==> flow/design.v <==
module tlb
(
    input  wire                      clk,
    input  wire [               18:0] s0_vppn    ,
    input  wire                       s0_va_bit12,
    input  wire [                9:0] s0_asid    ,
    output wire                       s0_found   ,
    output wire [$clog2(16)-1:0] s0_index   ,  
    output wire [               19:0] s0_ppn     ,
    output wire [                5:0] s0_ps      ,
    output wire [                1:0] s0_plv     ,
    output wire [                1:0] s0_mat     ,
    output wire                       s0_d       ,
    output wire                       s0_v       ,
    input  wire [               18:0] s1_vppn    ,
    input  wire                       s1_va_bit12,
    input  wire [                9:0] s1_asid    ,
    output wire                       s1_found   ,
    output wire [$clog2(16)-1:0] s1_index   ,
    output wire [               19:0] s1_ppn     ,
    output wire [                5:0] s1_ps      ,
    output wire [                1:0] s1_plv     ,
    output wire [                1:0] s1_mat     ,
    output wire                       s1_d       ,
    output wire                       s1_v       ,
    input  wire                      invtlb_valid,
    input  wire [               4:0] invtlb_op   ,
    input  wire                       we     ,
    input  wire [$clog2(16)-1:0] w_index,
    input  wire                       w_e    ,
    input  wire [               18:0] w_vppn ,
    input  wire [                5:0] w_ps   ,
    input  wire [                9:0] w_asid ,
    input  wire                       w_g    ,
    input  wire [               19:0] w_ppn0 ,
    input  wire [                1:0] w_plv0 ,
    input  wire [                1:0] w_mat0 ,
    input  wire                       w_d0   ,
    input  wire                       w_v0   ,
    input  wire [               19:0] w_ppn1 ,
    input  wire [                1:0] w_plv1 ,
    input  wire [                1:0] w_mat1 ,
    input  wire                       w_d1   ,
    input  wire                       w_v1   ,
    input  wire [$clog2(16)-1:0] r_index,
    output wire                       r_e    ,
    output wire [               18:0] r_vppn ,
    output wire [                5:0] r_ps   ,
    output wire [                9:0] r_asid ,
    output wire                       r_g    ,
    output wire [               19:0] r_ppn0 ,
    output wire [                1:0] r_plv0 ,
    output wire [                1:0] r_mat0 ,
    output wire                       r_d0   ,
    output wire                       r_v0   ,
    output wire [               19:0] r_ppn1 ,
    output wire [                1:0] r_plv1 ,
    output wire [                1:0] r_mat1 ,
    output wire                       r_d1   ,
    output wire                       r_v1
);
reg  [16-1:0] tlb_e                     ;
reg  [16-1:0] tlb_ps2MB                 ;  
reg  [        5:0] tlb_ps       [16-1:0];
reg  [       18:0] tlb_vppn     [16-1:0];
reg  [        9:0] tlb_asid     [16-1:0];
reg                tlb_g        [16-1:0];
reg  [       19:0] tlb_ppn0     [16-1:0];
reg  [        1:0] tlb_plv0     [16-1:0];
reg  [        1:0] tlb_mat0     [16-1:0];
reg                tlb_d0       [16-1:0];
reg                tlb_v0       [16-1:0];
reg  [       19:0] tlb_ppn1     [16-1:0];
reg  [        1:0] tlb_plv1     [16-1:0];
reg  [        1:0] tlb_mat1     [16-1:0];
reg                tlb_d1       [16-1:0];
reg                tlb_v1       [16-1:0];
wire [       15:0] match0                    ;
wire [       15:0] match1                    ;
assign match0[ 0] = (s0_vppn[18:9]==tlb_vppn[ 0][18:9])
                 && (tlb_ps2MB[ 0] || s0_vppn[8:0]==tlb_vppn[ 0][8:0])
                 && ((s0_asid==tlb_asid[ 0]) || tlb_g[ 0])
                 && tlb_e[0];
assign match0[ 1] = (s0_vppn[18:9]==tlb_vppn[ 1][18:9])
                 && (tlb_ps2MB[ 1] || s0_vppn[8:0]==tlb_vppn[ 1][8:0])
                 && ((s0_asid==tlb_asid[ 1]) || tlb_g[ 1])
                 && tlb_e[1];
assign match0[ 2] = (s0_vppn[18:9]==tlb_vppn[ 2][18:9])
                 && (tlb_ps2MB[ 2] || s0_vppn[8:0]==tlb_vppn[ 2][8:0])
                 && ((s0_asid==tlb_asid[ 2]) || tlb_g[ 2])
                 && tlb_e[2];
assign match0[ 3] = (s0_vppn[18:9]==tlb_vppn[ 3][18:9])
                 && (tlb_ps2MB[ 3] || s0_vppn[8:0]==tlb_vppn[ 3][8:0])
                 && ((s0_asid==tlb_asid[ 3]) || tlb_g[ 3])
                 && tlb_e[3];
assign match0[ 4] = (s0_vppn[18:9]==tlb_vppn[ 4][18:9])
                 && (tlb_ps2MB[ 4] || s0_vppn[8:0]==tlb_vppn[ 4][8:0])
                 && ((s0_asid==tlb_asid[ 4]) || tlb_g[ 4])
                 && tlb_e[4];
assign match0[ 5] = (s0_vppn[18:9]==tlb_vppn[ 5][18:9])
                 && (tlb_ps2MB[ 5] || s0_vppn[8:0]==tlb_vppn[ 5][8:0])
                 && ((s0_asid==tlb_asid[ 5]) || tlb_g[ 5])
                 && tlb_e[5];
assign match0[ 6] = (s0_vppn[18:9]==tlb_vppn[ 6][18:9])
                 && (tlb_ps2MB[ 6] || s0_vppn[8:0]==tlb_vppn[ 6][8:0])
                 && ((s0_asid==tlb_asid[ 6]) || tlb_g[ 6])
                 && tlb_e[6];
assign match0[ 7] = (s0_vppn[18:9]==tlb_vppn[ 7][18:9])
                 && (tlb_ps2MB[ 7] || s0_vppn[8:0]==tlb_vppn[ 7][8:0])
                 && ((s0_asid==tlb_asid[ 7]) || tlb_g[ 7])
                 && tlb_e[7];
assign match0[ 8] = (s0_vppn[18:9]==tlb_vppn[ 8][18:9])
                 && (tlb_ps2MB[ 8] || s0_vppn[8:0]==tlb_vppn[ 8][8:0])
                 && ((s0_asid==tlb_asid[ 8]) || tlb_g[ 8])
                 && tlb_e[8];
assign match0[ 9] = (s0_vppn[18:9]==tlb_vppn[ 9][18:9])
                 && (tlb_ps2MB[ 9] || s0_vppn[8:0]==tlb_vppn[ 9][8:0])
                 && ((s0_asid==tlb_asid[ 9]) || tlb_g[ 9])
                 && tlb_e[9];
assign match0[10] = (s0_vppn[18:9]==tlb_vppn[10][18:9])
                 && (tlb_ps2MB[10] || s0_vppn[8:0]==tlb_vppn[10][8:0])
                 && ((s0_asid==tlb_asid[10]) || tlb_g[10])
                 && tlb_e[10];
assign match0[11] = (s0_vppn[18:9]==tlb_vppn[11][18:9])
                 && (tlb_ps2MB[11] || s0_vppn[8:0]==tlb_vppn[11][8:0])
                 && ((s0_asid==tlb_asid[11]) || tlb_g[11])
                 && tlb_e[11];
assign match0[12] = (s0_vppn[18:9]==tlb_vppn[12][18:9])
                 && (tlb_ps2MB[12] || s0_vppn[8:0]==tlb_vppn[12][8:0])
                 && ((s0_asid==tlb_asid[12]) || tlb_g[12])
                 && tlb_e[12];
assign match0[13] = (s0_vppn[18:9]==tlb_vppn[13][18:9])
                 && (tlb_ps2MB[13] || s0_vppn[8:0]==tlb_vppn[13][8:0])
                 && ((s0_asid==tlb_asid[13]) || tlb_g[13])
                 && tlb_e[13];
assign match0[14] = (s0_vppn[18:9]==tlb_vppn[14][18:9])
                 && (tlb_ps2MB[14] || s0_vppn[8:0]==tlb_vppn[14][8:0])
                 && ((s0_asid==tlb_asid[14]) || tlb_g[14])
                 && tlb_e[14];
assign match0[15] = (s0_vppn[18:9]==tlb_vppn[15][18:9])
                 && (tlb_ps2MB[15] || s0_vppn[8:0]==tlb_vppn[15][8:0])
                 && ((s0_asid==tlb_asid[15]) || tlb_g[15])
                 && tlb_e[15];
assign match1[ 0] = (s1_vppn[18:9]==tlb_vppn[ 0][18:9])
                 && (tlb_ps2MB[ 0] || s1_vppn[8:0]==tlb_vppn[ 0][8:0])
                 && ((s1_asid==tlb_asid[ 0]) || tlb_g[ 0])
                 && tlb_e[0];
assign match1[ 1] = (s1_vppn[18:9]==tlb_vppn[ 1][18:9])
                 && (tlb_ps2MB[ 1] || s1_vppn[8:0]==tlb_vppn[ 1][8:0])
                 && ((s1_asid==tlb_asid[ 1]) || tlb_g[ 1])
                 && tlb_e[1];
assign match1[ 2] = (s1_vppn[18:9]==tlb_vppn[ 2][18:9])
                 && (tlb_ps2MB[ 2] || s1_vppn[8:0]==tlb_vppn[ 2][8:0])
                 && ((s1_asid==tlb_asid[ 2]) || tlb_g[ 2])
                 && tlb_e[2];
assign match1[ 3] = (s1_vppn[18:9]==tlb_vppn[ 3][18:9])
                 && (tlb_ps2MB[ 3] || s1_vppn[8:0]==tlb_vppn[ 3][8:0])
                 && ((s1_asid==tlb_asid[ 3]) || tlb_g[ 3])
                 && tlb_e[3];
assign match1[ 4] = (s1_vppn[18:9]==tlb_vppn[ 4][18:9])
                 && (tlb_ps2MB[ 4] || s1_vppn[8:0]==tlb_vppn[ 4][8:0])
                 && ((s1_asid==tlb_asid[ 4]) || tlb_g[ 4])
                 && tlb_e[4];
assign match1[ 5] = (s1_vppn[18:9]==tlb_vppn[ 5][18:9])
                 && (tlb_ps2MB[ 5] || s1_vppn[8:0]==tlb_vppn[ 5][8:0])
                 && ((s1_asid==tlb_asid[ 5]) || tlb_g[ 5])
                 && tlb_e[5];
assign match1[ 6] = (s1_vppn[18:9]==tlb_vppn[ 6][18:9])
                 && (tlb_ps2MB[ 6] || s1_vppn[8:0]==tlb_vppn[ 6][8:0])
                 && ((s1_asid==tlb_asid[ 6]) || tlb_g[ 6])
                 && tlb_e[6];
assign match1[ 7] = (s1_vppn[18:9]==tlb_vppn[ 7][18:9])
                 && (tlb_ps2MB[ 7] || s1_vppn[8:0]==tlb_vppn[ 7][8:0])
                 && ((s1_asid==tlb_asid[ 7]) || tlb_g[ 7])
                 && tlb_e[7];
assign match1[ 8] = (s1_vppn[18:9]==tlb_vppn[ 8][18:9])
                 && (tlb_ps2MB[ 8] || s1_vppn[8:0]==tlb_vppn[ 8][8:0])
                 && ((s1_asid==tlb_asid[ 8]) || tlb_g[ 8])
                 && tlb_e[8];
assign match1[ 9] = (s1_vppn[18:9]==tlb_vppn[ 9][18:9])
                 && (tlb_ps2MB[ 9] || s1_vppn[8:0]==tlb_vppn[ 9][8:0])
                 && ((s1_asid==tlb_asid[ 9]) || tlb_g[ 9])
                 && tlb_e[9];
assign match1[10] = (s1_vppn[18:9]==tlb_vppn[10][18:9])
                 && (tlb_ps2MB[10] || s1_vppn[8:0]==tlb_vppn[10][8:0])
                 && ((s1_asid==tlb_asid[10]) || tlb_g[10])
                 && tlb_e[10];
assign match1[11] = (s1_vppn[18:9]==tlb_vppn[11][18:9])
                 && (tlb_ps2MB[11] || s1_vppn[8:0]==tlb_vppn[11][8:0])
                 && ((s1_asid==tlb_asid[11]) || tlb_g[11])
                 && tlb_e[11];
assign match1[12] = (s1_vppn[18:9]==tlb_vppn[12][18:9])
                 && (tlb_ps2MB[12] || s1_vppn[8:0]==tlb_vppn[12][8:0])
                 && ((s1_asid==tlb_asid[12]) || tlb_g[12])
                 && tlb_e[12];
assign match1[13] = (s1_vppn[18:9]==tlb_vppn[13][18:9])
                 && (tlb_ps2MB[13] || s1_vppn[8:0]==tlb_vppn[13][8:0])
                 && ((s1_asid==tlb_asid[13]) || tlb_g[13])
                 && tlb_e[13];
assign match1[14] = (s1_vppn[18:9]==tlb_vppn[14][18:9])
                 && (tlb_ps2MB[14] || s1_vppn[8:0]==tlb_vppn[14][8:0])
                 && ((s1_asid==tlb_asid[14]) || tlb_g[14])
                 && tlb_e[14];
assign match1[15] = (s1_vppn[18:9]==tlb_vppn[15][18:9])
                 && (tlb_ps2MB[15] || s1_vppn[8:0]==tlb_vppn[15][8:0])
                 && ((s1_asid==tlb_asid[15]) || tlb_g[15])
                 && tlb_e[15];
assign s0_found     = match0[ 0] | match0[ 1] | match0[ 2] | match0[ 3]
                    | match0[ 4] | match0[ 5] | match0[ 6] | match0[ 7]
                    | match0[ 8] | match0[ 9] | match0[10] | match0[11]
                    | match0[12] | match0[13] | match0[14] | match0[15];
assign s0_index     = s0_found ? (match0[ 0] ? 4'h0 : (match0[ 1] ? 4'h1 : (
                                  match0[ 2] ? 4'h2 : (match0[ 3] ? 4'h3 : (
                                  match0[ 4] ? 4'h4 : (match0[ 5] ? 4'h5 : (
                                  match0[ 6] ? 4'h6 : (match0[ 7] ? 4'h7 : (
                                  match0[ 8] ? 4'h8 : (match0[ 9] ? 4'h9 : (
                                  match0[10] ? 4'ha : (match0[11] ? 4'hb : (
                                  match0[12] ? 4'hc : (match0[13] ? 4'hd : (
                                  match0[14] ? 4'he : (match0[15] ? 4'hf : 4'hx
                                  )))))))))))))))) : 4'hx;
wire even_or_odd0 = tlb_ps2MB[s0_index] ? s0_vppn[8] : s0_va_bit12;
assign s0_ppn		= s0_found ? (even_or_odd0 ? tlb_ppn1[s0_index] : tlb_ppn0[s0_index])
 :
								 20'hxxx;
assign s0_ps        =   tlb_ps[s0_index]  ;
assign s0_plv       =   even_or_odd0 ? tlb_plv1[s0_index] : tlb_plv0[s0_index];
assign s0_mat       =   even_or_odd0 ? tlb_mat1[s0_index] : tlb_mat0[s0_index];
assign s0_d         =   even_or_odd0 ? tlb_d1[s0_index] : tlb_d0[s0_index];
assign s0_v         =   even_or_odd0 ? tlb_v1[s0_index] : tlb_v0[s0_index];
assign s1_found     = match1[ 0] | match1[ 1] | match1[ 2] | match1[ 3]
                    | match1[ 4] | match1[ 5] | match1[ 6] | match1[ 7]
                    | match1[ 8] | match1[ 9] | match1[10] | match1[11]
                    | match1[12] | match1[13] | match1[14] | match1[15];
assign s1_index     = s1_found ? (match1[ 0] ? 4'h0 : (match1[ 1] ? 4'h1 : (
                                  match1[ 2] ? 4'h2 : (match1[ 3] ? 4'h3 : (
                                  match1[ 4] ? 4'h4 : (match1[ 5] ? 4'h5 : (
                                  match1[ 6] ? 4'h6 : (match1[ 7] ? 4'h7 : (
                                  match1[ 8] ? 4'h8 : (match1[ 9] ? 4'h9 : (
                                  match1[10] ? 4'ha : (match1[11] ? 4'hb : (
                                  match1[12] ? 4'hc : (match1[13] ? 4'hd : (
                                  match1[14] ? 4'he : (match1[15] ? 4'hf : 4'hx
                                  )))))))))))))))) : 4'hx;
wire even_or_odd1 = tlb_ps2MB[s1_index] ? s1_vppn[8] : s1_va_bit12;
assign s1_ppn		= s1_found ? (even_or_odd1 ? tlb_ppn1[s1_index] : tlb_ppn0[s1_index])
 :
								 20'hxxx;
assign s1_ps        =   tlb_ps[s1_index]  ;
assign s1_plv       =   even_or_odd1 ? tlb_plv1[s1_index] : tlb_plv0[s1_index];
assign s1_mat       =   even_or_odd1 ? tlb_mat1[s1_index] : tlb_mat0[s1_index];
assign s1_d         =   even_or_odd1 ? tlb_d1[s1_index] : tlb_d0[s1_index];
assign s1_v         =   even_or_odd1 ? tlb_v1[s1_index] : tlb_v0[s1_index];
integer i;
always @(posedge clk) begin
    if(invtlb_valid) begin
        if(invtlb_op == 5'b00000||invtlb_op == 5'b00001) begin
            for(i = 0; i < 16; i = i+1) begin
                tlb_e[i] <= 1'b0;
            end
        end
        else if(invtlb_op == 5'b00010) begin
            for(i = 0; i < 16; i = i+1) begin
                if(tlb_g[i] == 1'b1) begin
                    tlb_e[i] <= 1'b0;
                end
            end
        end
        else if(invtlb_op == 5'b00011) begin
            for(i = 0; i < 16; i = i+1) begin
                if(tlb_g[i]==1'b0) begin
                    tlb_e[i] <= 1'b0;
                end
            end
        end
        else if(invtlb_op == 5'b00100) begin
            for(i = 0; i < 16; i = i+1) begin
                if(tlb_g[i]==1'b0 && tlb_asid[i]==s1_asid) begin
                    tlb_e[i] <= 1'b0;
                end
            end
        end
        else if(invtlb_op == 5'b00101) begin
            for(i = 0; i < 16; i = i+1) begin
                if(tlb_g[i]==1'b0 && tlb_asid[i]==s1_asid && tlb_vppn[i][18:9]==s1_vppn[18:9] && (tlb_ps2MB[i] || s1_vppn[8:0] == tlb_vppn[i][8:0])) begin
                    tlb_e[i] <= 1'b0;
                end
            end
        end
        else if(invtlb_op == 5'b00110) begin
            for(i = 0; i < 16; i = i+1) begin
                if((tlb_g[i]==1'b1 || tlb_asid[i]==s1_asid) && tlb_vppn[i][18:9]==s1_vppn[18:9] && (tlb_ps2MB[i] || s1_vppn[8:0] == tlb_vppn[i][8:0])) begin
                    tlb_e[i] <= 1'b0;
                end
            end
        end
    end
    if(we) begin
        tlb_e[w_index]       <= w_e                    ;
        tlb_ps[w_index]      <= w_ps                   ;
        tlb_ps2MB[w_index]   <= (w_ps == 6'h15) ? 1 : 0; 
        tlb_vppn[w_index]    <= w_vppn                 ;
        tlb_asid[w_index]    <= w_asid                 ;
        tlb_g[w_index]       <= w_g                    ;
        tlb_ppn0[w_index]    <= w_ppn0                 ;
        tlb_plv0[w_index]    <= w_plv0                 ;
        tlb_mat0[w_index]    <= w_mat0                 ;
        tlb_d0[w_index]      <= w_d0                   ;
        tlb_v0[w_index]      <= w_v0                   ;
        tlb_ppn1[w_index]    <= w_ppn1                 ;
        tlb_plv1[w_index]    <= w_plv1                 ;
        tlb_mat1[w_index]    <= w_mat1                 ;
        tlb_d1[w_index]      <= w_d1                   ;
        tlb_v1[w_index]      <= w_v1                   ;
    end
end
assign r_e      = tlb_e[r_index]   ;
assign r_vppn   = tlb_vppn[r_index];
assign r_ps     = tlb_ps[r_index]  ;
assign r_asid   = tlb_asid[r_index];
assign r_g      = tlb_g[r_index]   ;
assign r_ppn0   = tlb_ppn0[r_index];
assign r_plv0   = tlb_plv0[r_index];
assign r_mat0   = tlb_mat0[r_index];
assign r_d0     = tlb_d0[r_index]  ;
assign r_v0     = tlb_v0[r_index]  ;
assign r_ppn1   = tlb_ppn1[r_index];
assign r_plv1   = tlb_plv1[r_index];
assign r_mat1   = tlb_mat1[r_index];
assign r_d1     = tlb_d1[r_index]  ;
assign r_v1     = tlb_v1[r_index]  ;
endmodule
Step by step through the tools: tlb
What the tools print for tlb, step after step.
Lines are those of the file above, counted from 1.
Library cell names are shortened.
{"block": "design", "top": "tlb", "clock_port": "clk", "cell_library": "sky130hd", "corner": "tt_025C_1v80"}

Word level
Source: Yosys, flattened and elaborated, memories not mapped. Widths are those after wreduce; folded enables and synchronous resets count as part of the registers. Registers that Yosys merges into a memory's read port (data or address) are not register bits. Print and check cells do not count.
Memory sizes are those after Yosys's memory passes, which may raise the word count (mostly to a power of two), join words into wider ones and drop unused or constant bits.
{"block": "word_totals", "regBits": 32, "ram_bits": 1408, "n_memories": 14, "inputBits": 165, "out_inout_bits": 163}
{"block": "mem_list", "memory": "tlb_ppn0", "words": 16, "word_bits": 20, "line": 68, "source": "reg  [       19:0] tlb_ppn0     [16-1:0];"}
{"block": "mem_list", "memory": "tlb_ppn1", "words": 16, "word_bits": 20, "line": 73, "source": "reg  [       19:0] tlb_ppn1     [16-1:0];"}
{"block": "mem_list", "memory": "tlb_vppn", "words": 16, "word_bits": 19, "line": 65, "source": "reg  [       18:0] tlb_vppn     [16-1:0];"}
{"block": "mem_list", "memory": "tlb_asid", "words": 16, "word_bits": 10, "line": 66, "source": "reg  [        9:0] tlb_asid     [16-1:0];"}
{"block": "mem_list", "memory": "tlb_ps", "words": 16, "word_bits": 6, "line": 64, "source": "reg  [        5:0] tlb_ps       [16-1:0];"}
{"block": "mem_list", "memory": "tlb_mat0", "words": 16, "word_bits": 2, "line": 70, "source": "reg  [        1:0] tlb_mat0     [16-1:0];"}
Memories not listed: 8.
{"block": "classes", "n_addsub": 1, "equal": 135, "shift": 7, "muxes": 243, "bitwise": 52, "reduce_logical": 258}
{"block": "op_table", "cell": "== test 10 bit", "count": 96}
{"block": "op_table", "cell": "== test 9 bit", "count": 32}
{"block": "op_table", "cell": "two-way mux 1 bit", "count": 189}
{"block": "op_table", "cell": "logical AND 1 bit", "count": 176}
{"block": "op_table", "cell": "two-way mux 4 bit", "count": 35}
{"block": "op_table", "cell": "two-way mux 20 bit", "count": 6}
{"block": "op_table", "cell": "logical OR 1 bit", "count": 81}
{"block": "op_table", "cell": "variable part select 16 x 4 -> 1 bit", "count": 3}
{"block": "op_table", "cell": "variable shift 1 x 5 -> 16 bit", "count": 2}
{"block": "op_table", "cell": "variable shift 1 x 5 -> 16 bit with constant A", "count": 2}
{"block": "op_table", "cell": "bitwise AND 16 bit", "count": 2}
{"block": "op_table", "cell": "bitwise OR 16 bit", "count": 2}
{"block": "op_table", "cell": "NOT 16 bit", "count": 2}
{"block": "op_table", "cell": "two-way mux 16 bit", "count": 2}
{"block": "op_table", "cell": "bitwise OR 1 bit", "count": 30}
{"block": "op_table", "cell": "two-way mux 19 bit", "count": 1}
{"block": "op_table", "cell": "NOT 1 bit", "count": 16}
{"block": "op_table", "cell": "two-way mux 2 bit", "count": 8}
{"block": "op_table", "cell": "== test 5 x 3 -> 1 bit with constant B", "count": 3}
{"block": "op_table", "cell": "== test 5 x 2 -> 1 bit with constant B", "count": 2}
{"block": "op_table", "cell": "two-way mux 10 bit", "count": 1}
{"block": "op_table", "cell": "== test 6 x 5 -> 1 bit with constant B", "count": 1}
{"block": "op_table", "cell": "two-way mux 6 bit", "count": 1}
{"block": "op_table", "cell": "negation 4 -> 5 bit", "count": 1}
{"block": "op_table", "cell": "== test 5 x 1 -> 1 bit with constant B", "count": 1}
{"block": "op_table", "cell": "zero test 5 bit", "count": 1}

Longest topological paths
Longest topological path by Yosys (ltp), each cell counted once; first at word level (registers and memories cut), then after technology mapping (sequential cells cut; the memories' decode and read muxes count).
{"block": "logic_depth", "ltp_word": 26, "ABC_AREA": 0, "ltp_mapped": 19}

Netlist
Yosys stat after the flow's synthesis: flattened, memories mapped to cells. It holds for the ABC_AREA given above (unset counts as 0); a run with the other value may have another netlist.
Totals and module areas in this step are rounded.
{"block": "types", "cell_type": "edfxtp_1", "count": 1424}
{"block": "types", "cell_type": "mux4_2", "count": 445}
{"block": "types", "cell_type": "mux2i_1", "count": 923}
{"block": "types", "cell_type": "xor2_1", "count": 590}
{"block": "types", "cell_type": "xnor2_1", "count": 340}
{"block": "types", "cell_type": "nand2_1", "count": 551}
{"block": "types", "cell_type": "o21ai_0", "count": 306}
{"block": "types", "cell_type": "mux2_2", "count": 101}
{"block": "types", "cell_type": "nor4_1", "count": 150}
{"block": "types", "cell_type": "buf_2", "count": 181}
{"block": "types", "cell_type": "a211oi_1", "count": 117}
{"block": "types", "cell_type": "clkbuf_1", "count": 229}
{"block": "types", "cell_type": "and3_1", "count": 95}
{"block": "types", "cell_type": "nand4_1", "count": 86}
{"block": "types", "cell_type": "nor3_1", "count": 101}
{"block": "types", "cell_type": "a41oi_1", "count": 53}
{"block": "types", "cell_type": "nor2_1", "count": 123}
{"block": "types", "cell_type": "o22ai_1", "count": 66}
Other cell types: 60; their cells: 504.
{"block": "synth_totals", "mapped_cells": 6385, "synth_area_um2": 85000, "seqArea_um2": 43000, "ff_cells": 1440}

Worst setup path after synthesis
Source: OpenSTA report_checks on the synthesized netlist (no wires, ideal clock, input and output delay 20% of the period each), path of least setup slack; recovery checks are left aside. Register names are those of the netlist, which keeps one name where synthesis merged equal registers.
{"block": "synth_timing", "path_kind": "in2reg", "startpoint": "input w_index[0]", "endpoint": "memory tlb_asid[0][0]", "period_ns": 10.0, "in_delay_ns": 2.000, "launch_ns": 2.000, "t_arrival_ns": 8.946, "required_time_ns": 9.353, "path_slack_ns": 0.407, "delay_ns": 7.593, "stages": 6, "path_buffers": 2, "synth_period_reached_ns": 9.593}
"delay_ns" = arrival - input delay + setup time.
"stages": output pins that drive a net of the path, with the launching flip-flop's if there is one; two outputs of one cell count as two.
"synth_period_reached_ns" is the clock period less the worst setup slack; recovery checks do not enter. This is arithmetic on one report: input and output delays are still those of the set period (20% each).
The rows between start and end are the longest chain of elaborated cells between them; the timing report does not say that the signal goes this way. Where chains are equally long, one stands for them.
A line is the first line of the expression or statement that the cell stems from. Yosys adds cells for indexed reads and writes and turns some case tables into memories.
{"block": "synth_between", "cell_sequence": "clkbuf_1 -> inv_1 -> ha_1 -> clkbuf_1 -> nand2_1 -> nor3_1", "elab_chain_cells": 1, "cone_cells": 1, "cone_lines": 1}
{"block": "synth_lines", "item": "from (decl)", "line": 29, "source": "input  wire [$clog2(16)-1:0] w_index,"}
{"block": "synth_lines", "item": "two-way mux 4 bit", "line": 296, "source": "if(we) begin"}
{"block": "synth_lines", "item": "to (decl)", "line": 66, "source": "reg  [        9:0] tlb_asid     [16-1:0];"}

Timing after layout
From the final timing report of entry B: the path of least setup slack in the routed layout; clock arrival at registers is part of the times.
{"block": "layout_timing", "path_kind": "in2out", "startpoint": "input s1_vppn[6]", "endpoint": "output s1_ppn[9]", "period_ns": 10.9, "in_delay_ns": 2.18, "out_delay_ns": 2.18, "launch_ns": 2.18, "t_arrival_ns": 8.52, "required_time_ns": 8.72, "path_slack_ns": 0.20, "stages": 19, "path_buffers": 5}
The rows between start and end are the longest chain of elaborated cells between them; the timing report does not say that the signal goes this way. Where chains are equally long, one stands for them.
{"block": "layout_between", "cell_sequence": "clkdlybuf4s50_1 -> buf_4 -> xor2_1 -> nor4_1 -> a41oi_2 -> nor4b_4 -> o211ai_1 -> a311o_1 -> nand2_8 -> inv_8 -> or3_2 -> o2bb2ai_2 -> a221oi_1 -> o311a_2 -> mux2i_4 -> buf_12 -> buf_12 -> mux2i_1 -> clkdlybuf4s50_1", "elab_chain_cells": 26, "cone_cells": 118}
{"block": "layout_lines", "item": "from (decl)", "line": 15, "source": "input  wire [               18:0] s1_vppn    ,"}
{"block": "layout_lines", "item": "== test 9 bit", "line": 205, "source": "&& (tlb_ps2MB[15] || s1_vppn[8:0]==tlb_vppn[15][8:0])"}
{"block": "layout_lines", "item": "logical OR 1 bit", "line": 205}
{"block": "layout_lines", "item": "logical AND 1 bit x3", "line": 204, "source": "assign match1[15] = (s1_vppn[18:9]==tlb_vppn[15][18:9])"}
{"block": "layout_lines", "item": "two-way mux 4 bit x2", "line": 241, "source": "match1[14] ? 4'he : (match1[15] ? 4'hf : 4'hx"}
{"block": "layout_lines", "item": "two-way mux 4 bit x2", "line": 240, "source": "match1[12] ? 4'hc : (match1[13] ? 4'hd : ("}
{"block": "layout_lines", "item": "two-way mux 4 bit x2", "line": 239, "source": "match1[10] ? 4'ha : (match1[11] ? 4'hb : ("}
{"block": "layout_lines", "item": "two-way mux 4 bit x2", "line": 238, "source": "match1[ 8] ? 4'h8 : (match1[ 9] ? 4'h9 : ("}
{"block": "layout_lines", "item": "two-way mux 4 bit x2", "line": 237, "source": "match1[ 6] ? 4'h6 : (match1[ 7] ? 4'h7 : ("}
{"block": "layout_lines", "item": "two-way mux 4 bit x2", "line": 236, "source": "match1[ 4] ? 4'h4 : (match1[ 5] ? 4'h5 : ("}
{"block": "layout_lines", "item": "two-way mux 4 bit x2", "line": 235, "source": "match1[ 2] ? 4'h2 : (match1[ 3] ? 4'h3 : ("}
{"block": "layout_lines", "item": "two-way mux 4 bit x3", "line": 234, "source": "assign s1_index     = s1_found ? (match1[ 0] ? 4'h0 : (match1[ 1] ? 4'h1 : ("}
{"block": "layout_lines", "item": "variable part select 16 x 4 -> 1 bit", "line": 243, "source": "wire even_or_odd1 = tlb_ps2MB[s1_index] ? s1_vppn[8] : s1_va_bit12;"}
{"block": "layout_lines", "item": "two-way mux 1 bit", "line": 243}
{"block": "layout_lines", "item": "two-way mux 20 bit x2", "line": 244, "source": "assign s1_ppn = s1_found ? (even_or_odd1 ? tlb_ppn1[s1_index] : tlb_ppn0[s1_index])"}
{"block": "layout_lines", "item": "to (decl)", "line": 20, "source": "output wire [               19:0] s1_ppn     ,"}

Measured data: module tlb, platform sky130hd, 3 stored runs of the flow under differing settings, order arbitrary. Input and output delays are each 20% of the period that was set; the output load is 0.01 pF.
"achievedPeriod_ns" means the clock period less the worst setup slack. The figure is calculated, with input and output delays left at 20% of the set period.
By "worst_path_allowed_less_slack_ns" is meant the share of the clock period that the worst setup path is allowed (20% is reserved at inputs, 20% at outputs), minus its slack. Clock arrival times at its registers enter into it.
"fin_power_uw" rests on the timing tool's default activity at the inputs, not on a simulated workload.
Values from the reports are rounded here.

Entry A
==> flow/run.sh <==
#!/bin/bash
# the make line also repeats the synthesis and layout settings of config.mk as NAME=value (left out here)
make -C /OpenROAD-flow-scripts/flow DESIGN_CONFIG=/design/flow/config.mk WORK_HOME=/design/flow/orfs CLKGATE_MAP_FILE= finish
==> flow/config.mk <==
export PLATFORM = sky130hd
export DESIGN_NAME = tlb
export DESIGN_NICKNAME = tlb
export VERILOG_FILES = /design/flow/design.v
export SDC_FILE = /design/flow/constraint.sdc
export NUM_CORES = 4
export LEC_CHECK = 0
export CAP_MARGIN = 20
export CORE_MARGIN = 7
export CORE_UTILIZATION = 72
export CTS_CLUSTER_SIZE = 69
export GPL_ROUTABILITY_DRIVEN = 0
export GPL_TIMING_DRIVEN = 1
export SETUP_SLACK_MARGIN = 1.06
export SLEW_MARGIN = 40
==> flow/constraint.sdc <==
create_clock -name core_clock -period 7.59 [get_ports {clk}]
set_input_delay 1.5180 -clock core_clock [delete_from_list [all_inputs] [get_ports {clk}]]
set_output_delay 1.5180 -clock core_clock [all_outputs]
set_load 0.01 [all_outputs]

==> results of entry A, as JSON <==
{
  "outcome": "no final report: routing broke off with ODB-0269"
}

Entry B
==> flow/run.sh <==
#!/bin/bash
# the make line also repeats the synthesis and layout settings of config.mk as NAME=value (left out here)
make -C /OpenROAD-flow-scripts/flow DESIGN_CONFIG=/design/flow/config.mk WORK_HOME=/design/flow/orfs CLKGATE_MAP_FILE= finish
==> flow/config.mk <==
export PLATFORM = sky130hd
export DESIGN_NAME = tlb
export DESIGN_NICKNAME = tlb
export VERILOG_FILES = /design/flow/design.v
export SDC_FILE = /design/flow/constraint.sdc
export NUM_CORES = 4
export LEC_CHECK = 0
export CAP_MARGIN = 20
export CORE_MARGIN = 2
export CORE_UTILIZATION = 40
export SETUP_SLACK_MARGIN = 0.3
export SLEW_MARGIN = 20
==> flow/constraint.sdc <==
create_clock -name core_clock -period 10.9 [get_ports {clk}]
set_input_delay 2.1800 -clock core_clock [delete_from_list [all_inputs] [get_ports {clk}]]
set_output_delay 2.1800 -clock core_clock [all_outputs]
set_load 0.01 [all_outputs]

==> results of entry B, as JSON <==
{
  "fin_power_uw": 13000,
  "fin_util_pct": 47,
  "cell_area_final_um2": 99000,
  "setup_ws_ns": 0.20,
  "die_um2": 220000,
  "worst_path_allowed_less_slack_ns": 6.34,
  "critical_path_kind": "in2out",
  "yosys_chip_area_um2": 85000,
  "achievedPeriod_ns": 10.701,
  "setup_tns_ns": 0.000
}

Entry C
==> flow/run.sh <==
#!/bin/bash
# the make line also repeats the synthesis and layout settings of config.mk as NAME=value (left out here)
make -C /OpenROAD-flow-scripts/flow DESIGN_CONFIG=/design/flow/config.mk WORK_HOME=/design/flow/orfs CLKGATE_MAP_FILE= finish
==> flow/config.mk <==
export PLATFORM = sky130hd
export DESIGN_NAME = tlb
export DESIGN_NICKNAME = tlb
export VERILOG_FILES = /design/flow/design.v
export SDC_FILE = /design/flow/constraint.sdc
export NUM_CORES = 4
export LEC_CHECK = 0
export CAP_MARGIN = 20
export CELL_PAD_IN_SITES_DETAIL_PLACEMENT = 2
export CELL_PAD_IN_SITES_GLOBAL_PLACEMENT = 2
export CORE_MARGIN = 2
export CORE_UTILIZATION = 40
export CTS_CLUSTER_DIAMETER = 375
export MAX_ROUTING_LAYER = met4
export SETUP_SLACK_MARGIN = 0.3
export SLEW_MARGIN = 20
export TNS_END_PERCENT = 90
==> flow/constraint.sdc <==
create_clock -name core_clock -period 10.8 [get_ports {clk}]
set_input_delay 2.1600 -clock core_clock [delete_from_list [all_inputs] [get_ports {clk}]]
set_output_delay 2.1600 -clock core_clock [all_outputs]
set_load 0.01 [all_outputs]

==> results of entry C, as JSON <==
{
  "setup_tns_ns": 0.000,
  "die_um2": 220000,
  "yosys_chip_area_um2": 85000,
  "worst_path_allowed_less_slack_ns": 6.15,
  "critical_path_kind": "in2out",
  "achievedPeriod_ns": 10.472,
  "fin_util_pct": 48,
  "fin_power_uw": 14000,
  "setup_ws_ns": 0.33,
  "cell_area_final_um2": 100000
}
